==> flow/design.v <==
`timescale 1ns / 1ps
module valid_ready_FF #(
    parameter DATA_WIDTH = 128
)
(
    input clk,
    input reset,
    input                   i_valid,
    output                  i_ready,
    input  [DATA_WIDTH-1:0] i_data,
    output reg                  o_valid,
    input                       o_ready,
    output reg [DATA_WIDTH-1:0] o_data
);
    assign i_ready = o_ready | ~o_valid;
    always @(posedge clk) begin
        if(reset) begin
            o_valid <= 1'b0;
            o_data  <= 'd0;
        end
        else if(i_ready) begin
            o_valid <= i_valid;
            o_data  <= i_data;
        end
    end
endmodule
`timescale 1ns / 1ps
module dct_4x4 #(
    parameter PERF_OPT_ROW = 0,
    parameter PERF_OPT_COL = 0
)
(
    input clk,
    input reset,
    input          i_valid,
    output         i_ready,
    input  [255:0] i_data,
    output         o_valid,
    input          o_ready,
    output [255:0] o_data
);
    wire [127:0] i_data_128;
    wire         w_valid;
    wire         w_ready;
    wire [127:0] w_data;
    reg row_valid;
    reg col_valid;
    reg weight_valid;
    reg dct_valid;
    wire row_ready;
    wire col_ready;
    wire weight_ready;
    wire dct_ready;
    wire        [7:0] x[0:3][0:3];
    reg signed [11:0] row_out[0:3][0:3];
    reg signed [14:0] col_out[0:3][0:3];
    reg signed [19:0] weight_out[0:3][0:3];
    reg signed [15:0] dct_out[0:3][0:3];
    wire signed [5:0] coeff_A = 6'b0_00011;   
    wire signed [5:0] coeff_B = 6'b0_00101;   
    wire signed [5:0] coeff_C = 6'b0_01000;   
    genvar i,j;
    integer n, m;
    generate
        for(i=0; i<4; i=i+1) begin
            for(j=0; j<4; j=j+1) begin
                assign i_data_128[(32*i+8*j)+:8] = i_data[(64*i+16*j)+:8];
            end
        end
    endgenerate
    valid_ready_FF #(128) u_valid_ready_FF(
        clk, reset, i_valid, i_ready, i_data_128, w_valid, w_ready, w_data
    );
    generate
        for(i=0; i<4; i=i+1) begin
            for(j=0; j<4; j=j+1) begin
                assign x[i][j] = w_data[127-(32*i+8*j)-:8];
            end
        end
    endgenerate
    generate
    if(~PERF_OPT_ROW) begin
        assign w_ready = row_ready | ~row_valid;
        always @(posedge clk) begin
            if(reset) begin
                row_valid <= 'd0;
                for(n=0; n<4; n=n+1) begin
                    for(m=0; m<4; m=m+1) begin
                        row_out[n][m] <= 'd0;
                    end
                end
            end
            else if(w_ready) begin
                row_valid <= w_valid;
                row_out[0][0] <= x[0][0] + x[1][0] + x[2][0] + x[3][0];
                row_out[0][1] <= x[0][1] + x[1][1] + x[2][1] + x[3][1];
                row_out[0][2] <= x[0][2] + x[1][2] + x[2][2] + x[3][2];
                row_out[0][3] <= x[0][3] + x[1][3] + x[2][3] + x[3][3];
                row_out[1][0] <= (x[0][0]<<1) + x[1][0] - x[2][0] - (x[3][0]<<1);
                row_out[1][1] <= (x[0][1]<<1) + x[1][1] - x[2][1] - (x[3][1]<<1);
                row_out[1][2] <= (x[0][2]<<1) + x[1][2] - x[2][2] - (x[3][2]<<1);
                row_out[1][3] <= (x[0][3]<<1) + x[1][3] - x[2][3] - (x[3][3]<<1);
                row_out[2][0] <= x[0][0] - x[1][0] - x[2][0] + x[3][0];
                row_out[2][1] <= x[0][1] - x[1][1] - x[2][1] + x[3][1];
                row_out[2][2] <= x[0][2] - x[1][2] - x[2][2] + x[3][2];
                row_out[2][3] <= x[0][3] - x[1][3] - x[2][3] + x[3][3];
                row_out[3][0] <= x[0][0] - (x[1][0]<<1) + (x[2][0]<<1) - x[3][0];
                row_out[3][1] <= x[0][1] - (x[1][1]<<1) + (x[2][1]<<1) - x[3][1];
                row_out[3][2] <= x[0][2] - (x[1][2]<<1) + (x[2][2]<<1) - x[3][2];
                row_out[3][3] <= x[0][3] - (x[1][3]<<1) + (x[2][3]<<1) - x[3][3];
            end
        end
    end
    else if(PERF_OPT_ROW) begin
        assign w_ready = row_ready;
        always @(*) begin
            row_valid = w_valid;
            row_out[0][0] = x[0][0] + x[1][0] + x[2][0] + x[3][0];
            row_out[0][1] = x[0][1] + x[1][1] + x[2][1] + x[3][1];
            row_out[0][2] = x[0][2] + x[1][2] + x[2][2] + x[3][2];
            row_out[0][3] = x[0][3] + x[1][3] + x[2][3] + x[3][3];
            row_out[1][0] = (x[0][0]<<1) + x[1][0] - x[2][0] - (x[3][0]<<1);
            row_out[1][1] = (x[0][1]<<1) + x[1][1] - x[2][1] - (x[3][1]<<1);
            row_out[1][2] = (x[0][2]<<1) + x[1][2] - x[2][2] - (x[3][2]<<1);
            row_out[1][3] = (x[0][3]<<1) + x[1][3] - x[2][3] - (x[3][3]<<1);
            row_out[2][0] = x[0][0] - x[1][0] - x[2][0] + x[3][0];
            row_out[2][1] = x[0][1] - x[1][1] - x[2][1] + x[3][1];
            row_out[2][2] = x[0][2] - x[1][2] - x[2][2] + x[3][2];
            row_out[2][3] = x[0][3] - x[1][3] - x[2][3] + x[3][3];
            row_out[3][0] = x[0][0] - (x[1][0]<<1) + (x[2][0]<<1) - x[3][0];
            row_out[3][1] = x[0][1] - (x[1][1]<<1) + (x[2][1]<<1) - x[3][1];
            row_out[3][2] = x[0][2] - (x[1][2]<<1) + (x[2][2]<<1) - x[3][2];
            row_out[3][3] = x[0][3] - (x[1][3]<<1) + (x[2][3]<<1) - x[3][3];
        end
    end
    endgenerate
    generate
    if(~PERF_OPT_COL) begin
        assign row_ready = col_ready | ~col_valid;
        always @(posedge clk) begin
            if(reset) begin
                col_valid <= 'd0;
                for(n=0; n<4; n=n+1) begin
                    for(m=0; m<4; m=m+1) begin
                        col_out[n][m] <= 'd0;
                    end
                end
            end
            else if(row_ready) begin
                col_valid <= row_valid;
                col_out[0][0] <= row_out[0][0] + row_out[0][1] + row_out[0][2] + row_out[0][3];
                col_out[1][0] <= row_out[1][0] + row_out[1][1] + row_out[1][2] + row_out[1][3];
                col_out[2][0] <= row_out[2][0] + row_out[2][1] + row_out[2][2] + row_out[2][3];
                col_out[3][0] <= row_out[3][0] + row_out[3][1] + row_out[3][2] + row_out[3][3];
                col_out[0][1] <= (row_out[0][0]<<1) + row_out[0][1] - row_out[0][2] - (row_out[0][3]<<1);
                col_out[1][1] <= (row_out[1][0]<<1) + row_out[1][1] - row_out[1][2] - (row_out[1][3]<<1);
                col_out[2][1] <= (row_out[2][0]<<1) + row_out[2][1] - row_out[2][2] - (row_out[2][3]<<1);
                col_out[3][1] <= (row_out[3][0]<<1) + row_out[3][1] - row_out[3][2] - (row_out[3][3]<<1);
                col_out[0][2] <= row_out[0][0] - row_out[0][1] - row_out[0][2] + row_out[0][3];
                col_out[1][2] <= row_out[1][0] - row_out[1][1] - row_out[1][2] + row_out[1][3];
                col_out[2][2] <= row_out[2][0] - row_out[2][1] - row_out[2][2] + row_out[2][3];
                col_out[3][2] <= row_out[3][0] - row_out[3][1] - row_out[3][2] + row_out[3][3];
                col_out[0][3] <= row_out[0][0] - (row_out[0][1]<<1) + (row_out[0][2]<<1) - row_out[0][3];
                col_out[1][3] <= row_out[1][0] - (row_out[1][1]<<1) + (row_out[1][2]<<1) - row_out[1][3];
                col_out[2][3] <= row_out[2][0] - (row_out[2][1]<<1) + (row_out[2][2]<<1) - row_out[2][3];
                col_out[3][3] <= row_out[3][0] - (row_out[3][1]<<1) + (row_out[3][2]<<1) - row_out[3][3];
            end
        end
    end
    else if(PERF_OPT_COL) begin
        assign row_ready = col_ready;
        always @(*) begin
            col_valid = row_valid;
            col_out[0][0] = row_out[0][0] + row_out[0][1] + row_out[0][2] + row_out[0][3];
            col_out[1][0] = row_out[1][0] + row_out[1][1] + row_out[1][2] + row_out[1][3];
            col_out[2][0] = row_out[2][0] + row_out[2][1] + row_out[2][2] + row_out[2][3];
            col_out[3][0] = row_out[3][0] + row_out[3][1] + row_out[3][2] + row_out[3][3];
            col_out[0][1] = (row_out[0][0]<<1) + row_out[0][1] - row_out[0][2] - (row_out[0][3]<<1);
            col_out[1][1] = (row_out[1][0]<<1) + row_out[1][1] - row_out[1][2] - (row_out[1][3]<<1);
            col_out[2][1] = (row_out[2][0]<<1) + row_out[2][1] - row_out[2][2] - (row_out[2][3]<<1);
            col_out[3][1] = (row_out[3][0]<<1) + row_out[3][1] - row_out[3][2] - (row_out[3][3]<<1);
            col_out[0][2] = row_out[0][0] - row_out[0][1] - row_out[0][2] + row_out[0][3];
            col_out[1][2] = row_out[1][0] - row_out[1][1] - row_out[1][2] + row_out[1][3];
            col_out[2][2] = row_out[2][0] - row_out[2][1] - row_out[2][2] + row_out[2][3];
            col_out[3][2] = row_out[3][0] - row_out[3][1] - row_out[3][2] + row_out[3][3];
            col_out[0][3] = row_out[0][0] - (row_out[0][1]<<1) + (row_out[0][2]<<1) - row_out[0][3];
            col_out[1][3] = row_out[1][0] - (row_out[1][1]<<1) + (row_out[1][2]<<1) - row_out[1][3];
            col_out[2][3] = row_out[2][0] - (row_out[2][1]<<1) + (row_out[2][2]<<1) - row_out[2][3];
            col_out[3][3] = row_out[3][0] - (row_out[3][1]<<1) + (row_out[3][2]<<1) - row_out[3][3];
        end
    end
    endgenerate
    assign col_ready = weight_ready | ~weight_valid;
    always @(posedge clk) begin
        if(reset) begin
            weight_valid <= 'd0;
            for(n=0; n<4; n=n+1) begin
                for(m=0; m<4; m=m+1) begin
                    weight_out[n][m] <= 'd0;
                end
            end
        end
        else if(col_ready) begin
            weight_valid <= col_valid;
            weight_out[0][0] <= coeff_C * col_out[0][0];
            weight_out[0][1] <= coeff_B * col_out[0][1];
            weight_out[0][2] <= coeff_C * col_out[0][2];
            weight_out[0][3] <= coeff_B * col_out[0][3];
            weight_out[1][0] <= coeff_B * col_out[1][0];
            weight_out[1][1] <= coeff_A * col_out[1][1];
            weight_out[1][2] <= coeff_B * col_out[1][2];
            weight_out[1][3] <= coeff_A * col_out[1][3];
            weight_out[2][0] <= coeff_C * col_out[2][0];
            weight_out[2][1] <= coeff_B * col_out[2][1];
            weight_out[2][2] <= coeff_C * col_out[2][2];
            weight_out[2][3] <= coeff_B * col_out[2][3];
            weight_out[3][0] <= coeff_B * col_out[3][0];
            weight_out[3][1] <= coeff_A * col_out[3][1];
            weight_out[3][2] <= coeff_B * col_out[3][2];
            weight_out[3][3] <= coeff_A * col_out[3][3];
        end
    end
    assign dct_ready    = o_ready;
    assign weight_ready = dct_ready | ~dct_valid;
    always @(posedge clk) begin
        if(reset) begin
            dct_valid <= 'd0;
            for(n=0; n<4; n=n+1) begin
                for(m=0; m<4; m=m+1) begin
                    dct_out[n][m] <= 'd0;
                end
            end
        end
        else if(weight_ready) begin
            dct_valid <= weight_valid;
            dct_out[0][0] <= {weight_out[0][0][19], weight_out[0][0][15:5], weight_out[0][0][4:1]};
            dct_out[0][1] <= {weight_out[0][1][19], weight_out[0][1][15:5], weight_out[0][1][4:1]};
            dct_out[0][2] <= {weight_out[0][2][19], weight_out[0][2][15:5], weight_out[0][2][4:1]};
            dct_out[0][3] <= {weight_out[0][3][19], weight_out[0][3][15:5], weight_out[0][3][4:1]};
            dct_out[1][0] <= {weight_out[1][0][19], weight_out[1][0][15:5], weight_out[1][0][4:1]};
            dct_out[1][1] <= {weight_out[1][1][19], weight_out[1][1][15:5], weight_out[1][1][4:1]};
            dct_out[1][2] <= {weight_out[1][2][19], weight_out[1][2][15:5], weight_out[1][2][4:1]};
            dct_out[1][3] <= {weight_out[1][3][19], weight_out[1][3][15:5], weight_out[1][3][4:1]};
            dct_out[2][0] <= {weight_out[2][0][19], weight_out[2][0][15:5], weight_out[2][0][4:1]};
            dct_out[2][1] <= {weight_out[2][1][19], weight_out[2][1][15:5], weight_out[2][1][4:1]};
            dct_out[2][2] <= {weight_out[2][2][19], weight_out[2][2][15:5], weight_out[2][2][4:1]};
            dct_out[2][3] <= {weight_out[2][3][19], weight_out[2][3][15:5], weight_out[2][3][4:1]};
            dct_out[3][0] <= {weight_out[3][0][19], weight_out[3][0][15:5], weight_out[3][0][4:1]};
            dct_out[3][1] <= {weight_out[3][1][19], weight_out[3][1][15:5], weight_out[3][1][4:1]};
            dct_out[3][2] <= {weight_out[3][2][19], weight_out[3][2][15:5], weight_out[3][2][4:1]};
            dct_out[3][3] <= {weight_out[3][3][19], weight_out[3][3][15:5], weight_out[3][3][4:1]};
        end
    end
    assign o_valid = dct_valid;
    assign o_data = {
        dct_out[0][0], dct_out[0][1], dct_out[0][2], dct_out[0][3],
        dct_out[1][0], dct_out[1][1], dct_out[1][2], dct_out[1][3],
        dct_out[2][0], dct_out[2][1], dct_out[2][2], dct_out[2][3],
        dct_out[3][0], dct_out[3][1], dct_out[3][2], dct_out[3][3]
    };
endmodule
`timescale 1ns / 1ps
module dct_4x4_core (
    input          clk,
    input          reset,
    input          i_valid,
    output         i_ready,
    input  [255:0] i_data,
    output         o_valid,
    input          o_ready,
    output [255:0] o_data
);
    dct_4x4 #(
        .PERF_OPT_ROW(1),
        .PERF_OPT_COL(1)
    ) u_dct_4x4 (
        .clk    (clk),
        .reset  (reset),
        .i_valid(i_valid),
        .i_ready(i_ready),
        .i_data (i_data),
        .o_valid(o_valid),
        .o_ready(o_ready),
        .o_data (o_data)
    );
endmodule
# --- From RTL to reports: dct_4x4_core ---
# What the tools print for dct_4x4_core, step after step.
# Lines are those of the file above, counted from 1.
# Cell names lack the library's common part.
setup:
  top: "dct_4x4_core"
  clock_port: "clk"
  library: "sky130hd"
  corner: "tt_025C_1v80"

# --- Word level ---
# Counts by Yosys on the flattened word-level netlist (proc, flatten, opt, wreduce). Print and check cells are left out. Cells with the same type and inputs are merged into one.
word_totals:
  ff_bits: 1113
  inputBits: 260
  out_inout_bits: 258
  word_cells: 188
classes:
  addsub: 96
  n_mul: 12
  n_logic: 10
op_table:
  columns: ["operator", "count"]
  rows:
  - ["4-bit by 15-bit multiplier with 19-bit output with constant A", 8]
  - ["3-bit by 15-bit multiplier with 18-bit output with constant A", 4]
  - ["12-bit by 8-bit adder with 12-bit output", 12]
  - ["12-bit by 8-bit subtractor with 12-bit output", 12]
  - ["15-bit by 12-bit adder with 15-bit output", 8]
  - ["13-bit by 12-bit adder with 14-bit output", 8]
  - ["14-bit by 12-bit subtractor with 15-bit output", 4]
  - ["14-bit by 13-bit adder with 15-bit output", 4]
  - ["15-bit by 12-bit subtractor with 15-bit output", 4]
  - ["15-bit by 13-bit subtractor with 15-bit output", 4]
  - ["12-bit by 13-bit subtractor with 14-bit output", 4]
  - ["13-bit by 12-bit subtractor with 14-bit output", 4]
  - ["12-bit by 12-bit adder with 13-bit output", 4]
  - ["12-bit by 12-bit subtractor with 13-bit output", 4]
  - ["12-bit by 9-bit adder with 12-bit output", 4]
  - ["12-bit by 9-bit subtractor with 12-bit output", 4]
  - ["8-bit by 9-bit subtractor with 10-bit output", 4]
  - ["9-bit by 8-bit adder with 10-bit output", 4]
  - ["8-bit by 8-bit adder with 9-bit output", 4]
  - ["8-bit by 8-bit subtractor with 9-bit output", 4]
  - ["1-bit OR", 5]
  - ["1-bit inverter", 5]

# --- Depth ---
# Depth = most cells in a row (Yosys ltp): at word level without a register or memory, in the mapped netlist without a sequential cell, where the memories' decode and read muxes count.
depth:
  depth_word: 6
  ABC_AREA: 0
  mapped_depth: 20
  depth_no_buf: 20

# --- Netlist ---
# Yosys stat after the flow's synthesis: flattened, memories mapped to cells. It holds for the ABC_AREA given above (unset counts as 0); a run with the other value may have another netlist.
mapped:
  mapped_cells: 9079
  mapped_area_um2: 76342.0
  sequential_area_um2: 20940.1
  ff_cells: 1046
  buf_cells: 373
by_type:
  columns: ["type", "count", "type_area_um2"]
  rows:
  - ["dfxtp_1", 1046, 2.09E+04]
  - ["ha_1", 966, 1.21E+04]
  - ["fa_1", 445, 8.91E+03]
  - ["nand2_1", 1779, 6.68E+03]
  - ["a21oi_1", 1183, 5.92E+03]
  - ["xnor2_1", 341, 2.99E+03]
  - ["inv_1", 654, 2.45E+03]
  - ["o21ai_0", 254, 1.27E+03]
  - ["nor2_1", 333, 1.25E+03]
  - ["a21o_1", 165, 1.24E+03]
  - ["xor2_1", 140, 1.23E+03]
  - ["a211oi_1", 135, 1.01E+03]
  - ["clkbuf_1", 254, 953.414]
  - ["nand3_1", 124, 620.595]
  - ["o21a_1", 81, 608.083]
  - ["nor3_1", 118, 590.566]
  - ["o21bai_1", 76, 570.547]
  - ["nor2b_1", 85, 531.76]
# Not listed: further types 67, cells in them 900.
# The figures by module come from a second, unflattened synthesis with its own total; it is not the netlist above.
hier_totals:
  cells_unflattened: 8666
  hier_area_um2: 75608.8
# Each row is one instance without its submodules.
by_module:
  columns: ["mod", "n_inst", "n_cells", "area_um2", "mod_seq_area_um2"]
  rows:
  - ["dct_4x4", 1, 8079, 69718.1, 18297.5]
  - ["valid_ready_FF (DATA_WIDTH=128)", 1, 587, 5890.6, 2582.5]
  - ["dct_4x4_core", 1, 0, 0.0, 0.0]

# --- Path before layout ---
# OpenSTA on the mapped netlist: ideal clock, no wires. The path of least setup slack (recovery checks aside). Input and output delay are each 20% of the period. Register names are those of the netlist, which keeps one name where synthesis merged equal registers.
synth_timing:
  path_type: "reg2reg"
  from: "register u_dct_4x4.row_out"
  to: "register u_dct_4x4.col_out"
  clock_period_ps: 5000
  setup_ps: 119
  t_first_pin_ps: 0
  t_arrival_ps: 4211
  required_time_ps: 4881
  slack_ps: 671
  delay_ps: 4330
  stages: 19
  n_path_buf: 0
  period_less_setup_slack_ps: 4329
# "delay_ps" = arrival - input delay + setup time.
# "stages": output pins that drive a net of the path, with the launching flip-flop's if there is one; two outputs of one cell count as two.
# "period_less_setup_slack_ps" = period - worst setup slack (recovery checks aside). The figure is calculated, with input and output delays left at 20% of the set period.
# An end named without its bit number is one bit of that signal or, where synthesis recoded a state register, one of its new flip-flops.
# Between the ends stands the longest chain of elaborated cells between them, by number of cells; it is not shown to be the way that was timed. Of several equally long chains one is given.
# Each line given opens the expression or statement behind the cell; cells for indexed reads and writes are added by Yosys, which also makes memories of some case tables.
synth_via:
  cell_sequence: "dfxtp_1 > fa_1 > inv_1 > ha_1 > or2_1 > fa_1 > a21o_1 > a21oi_1 > o21a_1 > nor3_1 > a2111oi_1 > xnor2_1 > ha_1 > nor2b_1 > o21ai_0 > nand2b_1 > a221oi_1 > xor2_1 > o21ai_1"
  elab_chain_len: 2
  cone_cells: 2
  cone_lines: 1
  classes_between: "add/sub (2)"
synth_lines:
  columns: ["item", "line", "text"]
  rows:
  - ["start, declared", 55, "reg signed [11:0] row_out[0:3][0:3];"]
  - ["start, assigned", 89, "row_out[n][m] <= 'd0;"]
  - ["13-bit by 12-bit subtractor with 14-bit output", 160, "col_out[1][2] <= row_out[1][0] - row_out[1][1] - row_out[1][2] + row_out[1][3];"]
  - ["15-bit by 12-bit adder with 15-bit output", 160, null]
  - ["end, assigned", 145, "col_out[n][m] <= 'd0;"]
  - ["end, declared", 56, "reg signed [14:0] col_out[0:3][0:3];"]

# --- Worst path after layout ---
# From the final timing report of run 1: the path of least setup slack in the routed layout; clock arrival at registers is part of the times.
# The report prints the path's times to 10 ps; the period is as set.
layout_timing:
  path_type: "reg2reg"
  from: "register u_dct_4x4.row_out"
  to: "register u_dct_4x4.col_out"
  clock_period_ps: 7110
  setup_ps: 50
  t_first_pin_ps: 760
  t_arrival_ps: 6090
  required_time_ps: 7830
  slack_ps: 1740
  stages: 17
  n_path_buf: 0
# An end named without its bit number is one bit of that signal or, where synthesis recoded a state register, one of its new flip-flops.
# Between the ends stands the longest chain of elaborated cells between them, by number of cells; it is not shown to be the way that was timed. Of several equally long chains one is given.
layout_via:
  cell_sequence: "dfxtp_1 > fa_1 > ha_1 > or2_2 > fa_1 > a21o_1 > a21oi_1 > o21a_1 > nor3_1 > a2111oi_1 > a21oi_1 > xor2_1 > ha_1 > nor2b_1 > nor4b_1 > o221ai_1 > nand2_1"
  elab_chain_len: 3
  cone_cells: 3
  cone_lines: 1
  classes_between: "add/sub (3)"
layout_lines:
  columns: ["item", "line", "text"]
  rows:
  - ["start, declared", 55, "reg signed [11:0] row_out[0:3][0:3];"]
  - ["start, assigned", 89, "row_out[n][m] <= 'd0;"]
  - ["12-bit by 12-bit subtractor with 13-bit output", 162, "col_out[3][2] <= row_out[3][0] - row_out[3][1] - row_out[3][2] + row_out[3][3];"]
  - ["13-bit by 12-bit subtractor with 14-bit output", 162, null]
  - ["15-bit by 12-bit adder with 15-bit output", 162, null]
  - ["end, assigned", 145, "col_out[n][m] <= 'd0;"]
  - ["end, declared", 56, "reg signed [14:0] col_out[0:3][0:3];"]

Top module dct_4x4_core; platform sky130hd; tools Yosys and OpenROAD; 3 stored runs in no particular order. Input and output delays are each 20% of the period that was set; the output load is 0.01 pF.
"clock_period_reached_ps": clock period set for the run, less the worst setup slack. It is reckoned from that one timing run; input and output delays stay at 20% of the period that was set.
"worst_path_allowed_less_slack_ps" = time allowed to the worst setup path (clock period - input delay - output delay, where it has them) - its slack; a late launch clock adds to it, a late capture clock takes from it.
"worst_path_allowed_less_slack_ps" is given in steps of 10 ps.

--- run 1 ---
==> flow/run.sh <==
#!/bin/bash
# the make line also repeats the synthesis and layout settings of config.mk as NAME=value (left out here)
make -C /OpenROAD-flow-scripts/flow DESIGN_CONFIG=/design/flow/config.mk WORK_HOME=/design/flow/orfs CLKGATE_MAP_FILE= finish
==> flow/config.mk <==
export PLATFORM = sky130hd
export DESIGN_NAME = dct_4x4_core
export DESIGN_NICKNAME = dct_4x4_core
export VERILOG_FILES = /design/flow/design.v
export SDC_FILE = /design/flow/constraint.sdc
export NUM_CORES = 4
export LEC_CHECK = 0
export CAP_MARGIN = 20
export CELL_PAD_IN_SITES_DETAIL_PLACEMENT = 2
export CELL_PAD_IN_SITES_GLOBAL_PLACEMENT = 2
export CORE_ASPECT_RATIO = 1.38
export CORE_MARGIN = 8
export CORE_UTILIZATION = 36
export CTS_CLUSTER_DIAMETER = 385
export GPL_ROUTABILITY_DRIVEN = 1
export MIN_ROUTING_LAYER = met2
export PLACE_DENSITY_LB_ADDON = 0.25
export SLEW_MARGIN = 25
export TNS_END_PERCENT = 25
==> flow/constraint.sdc <==
create_clock -name core_clock -period 7.11 [get_ports {clk}]
set_input_delay 1.4220 -clock core_clock [delete_from_list [all_inputs] [get_ports {clk}]]
set_output_delay 1.4220 -clock core_clock [all_outputs]
set_load 0.01 [all_outputs]

==> results, as YAML <==
results:
  synth_area_um2: 76342.0
  design.die.area_um2: 227245.0
  post_route_stdcell_area_um2: 86731.9
  post_route_util_frac: 0.411
  ws_setup_ps: 1736
  setup_tns_ps: 0
  hold_worst_slack_ps: 451
  clock_period_reached_ps: 5374
  worst_path_allowed_less_slack_ps: 5370
  worst_setup_path_type: "reg2reg"

--- run 2 ---
==> flow/run.sh <==
#!/bin/bash
# the make line also repeats the synthesis and layout settings of config.mk as NAME=value (left out here)
make -C /OpenROAD-flow-scripts/flow DESIGN_CONFIG=/design/flow/config.mk WORK_HOME=/design/flow/orfs CLKGATE_MAP_FILE= finish
==> flow/config.mk <==
export PLATFORM = sky130hd
export DESIGN_NAME = dct_4x4_core
export DESIGN_NICKNAME = dct_4x4_core
export VERILOG_FILES = /design/flow/design.v
export SDC_FILE = /design/flow/constraint.sdc
export NUM_CORES = 4
export LEC_CHECK = 0
export ABC_AREA = 1
export CAP_MARGIN = 20
export CELL_PAD_IN_SITES_DETAIL_PLACEMENT = 1
export CELL_PAD_IN_SITES_GLOBAL_PLACEMENT = 3
export CORE_MARGIN = 2
export CORE_UTILIZATION = 34
export CTS_CLUSTER_DIAMETER = 55
export CTS_CLUSTER_SIZE = 69
export HOLD_SLACK_MARGIN = 0.25
export MAX_ROUTING_LAYER = met4
export MIN_ROUTING_LAYER = met2
export PLACE_DENSITY_LB_ADDON = 0.28
export SETUP_SLACK_MARGIN = 0.34
export SLEW_MARGIN = 0
==> flow/constraint.sdc <==
create_clock -name core_clock -period 4.0 [get_ports {clk}]
set_input_delay 0.8000 -clock core_clock [delete_from_list [all_inputs] [get_ports {clk}]]
set_output_delay 0.8000 -clock core_clock [all_outputs]
set_load 0.01 [all_outputs]

==> results, as YAML <==
results:
  synth_area_um2: 81325.5
  design.die.area_um2: 243123.0
  post_route_stdcell_area_um2: 102107.0
  post_route_util_frac: 0.429
  ws_setup_ps: 168
  setup_tns_ps: 0
  hold_worst_slack_ps: 276
  clock_period_reached_ps: 3832
  worst_path_allowed_less_slack_ps: 3830
  worst_setup_path_type: "reg2reg"

--- run 3 ---
==> flow/run.sh <==
#!/bin/bash
# the make line also repeats the synthesis and layout settings of config.mk as NAME=value (left out here)
make -C /OpenROAD-flow-scripts/flow DESIGN_CONFIG=/design/flow/config.mk WORK_HOME=/design/flow/orfs CLKGATE_MAP_FILE= finish
==> flow/config.mk <==
export PLATFORM = sky130hd
export DESIGN_NAME = dct_4x4_core
export DESIGN_NICKNAME = dct_4x4_core
export VERILOG_FILES = /design/flow/design.v
export SDC_FILE = /design/flow/constraint.sdc
export NUM_CORES = 4
export LEC_CHECK = 0
export CAP_MARGIN = 20
export CELL_PAD_IN_SITES_DETAIL_PLACEMENT = 2
export CELL_PAD_IN_SITES_GLOBAL_PLACEMENT = 2
export CORE_ASPECT_RATIO = 1.38
export CORE_MARGIN = 8
export CORE_UTILIZATION = 36
export CTS_CLUSTER_DIAMETER = 385
export GPL_ROUTABILITY_DRIVEN = 1
export MIN_ROUTING_LAYER = met2
export PLACE_DENSITY_LB_ADDON = 0.07
export SLEW_MARGIN = 25
export TNS_END_PERCENT = 5
==> flow/constraint.sdc <==
create_clock -name core_clock -period 7.11 [get_ports {clk}]
set_input_delay 1.4220 -clock core_clock [delete_from_list [all_inputs] [get_ports {clk}]]
set_output_delay 1.4220 -clock core_clock [all_outputs]
set_load 0.01 [all_outputs]

==> results, as YAML <==
results:
  synth_area_um2: 76342.0
  design.die.area_um2: 227245.0
  post_route_stdcell_area_um2: 87019.7
  post_route_util_frac: 0.413
  ws_setup_ps: 1520
  setup_tns_ps: 0
  hold_worst_slack_ps: 451
  clock_period_reached_ps: 5590
  worst_path_allowed_less_slack_ps: 5590
  worst_setup_path_type: "reg2reg"
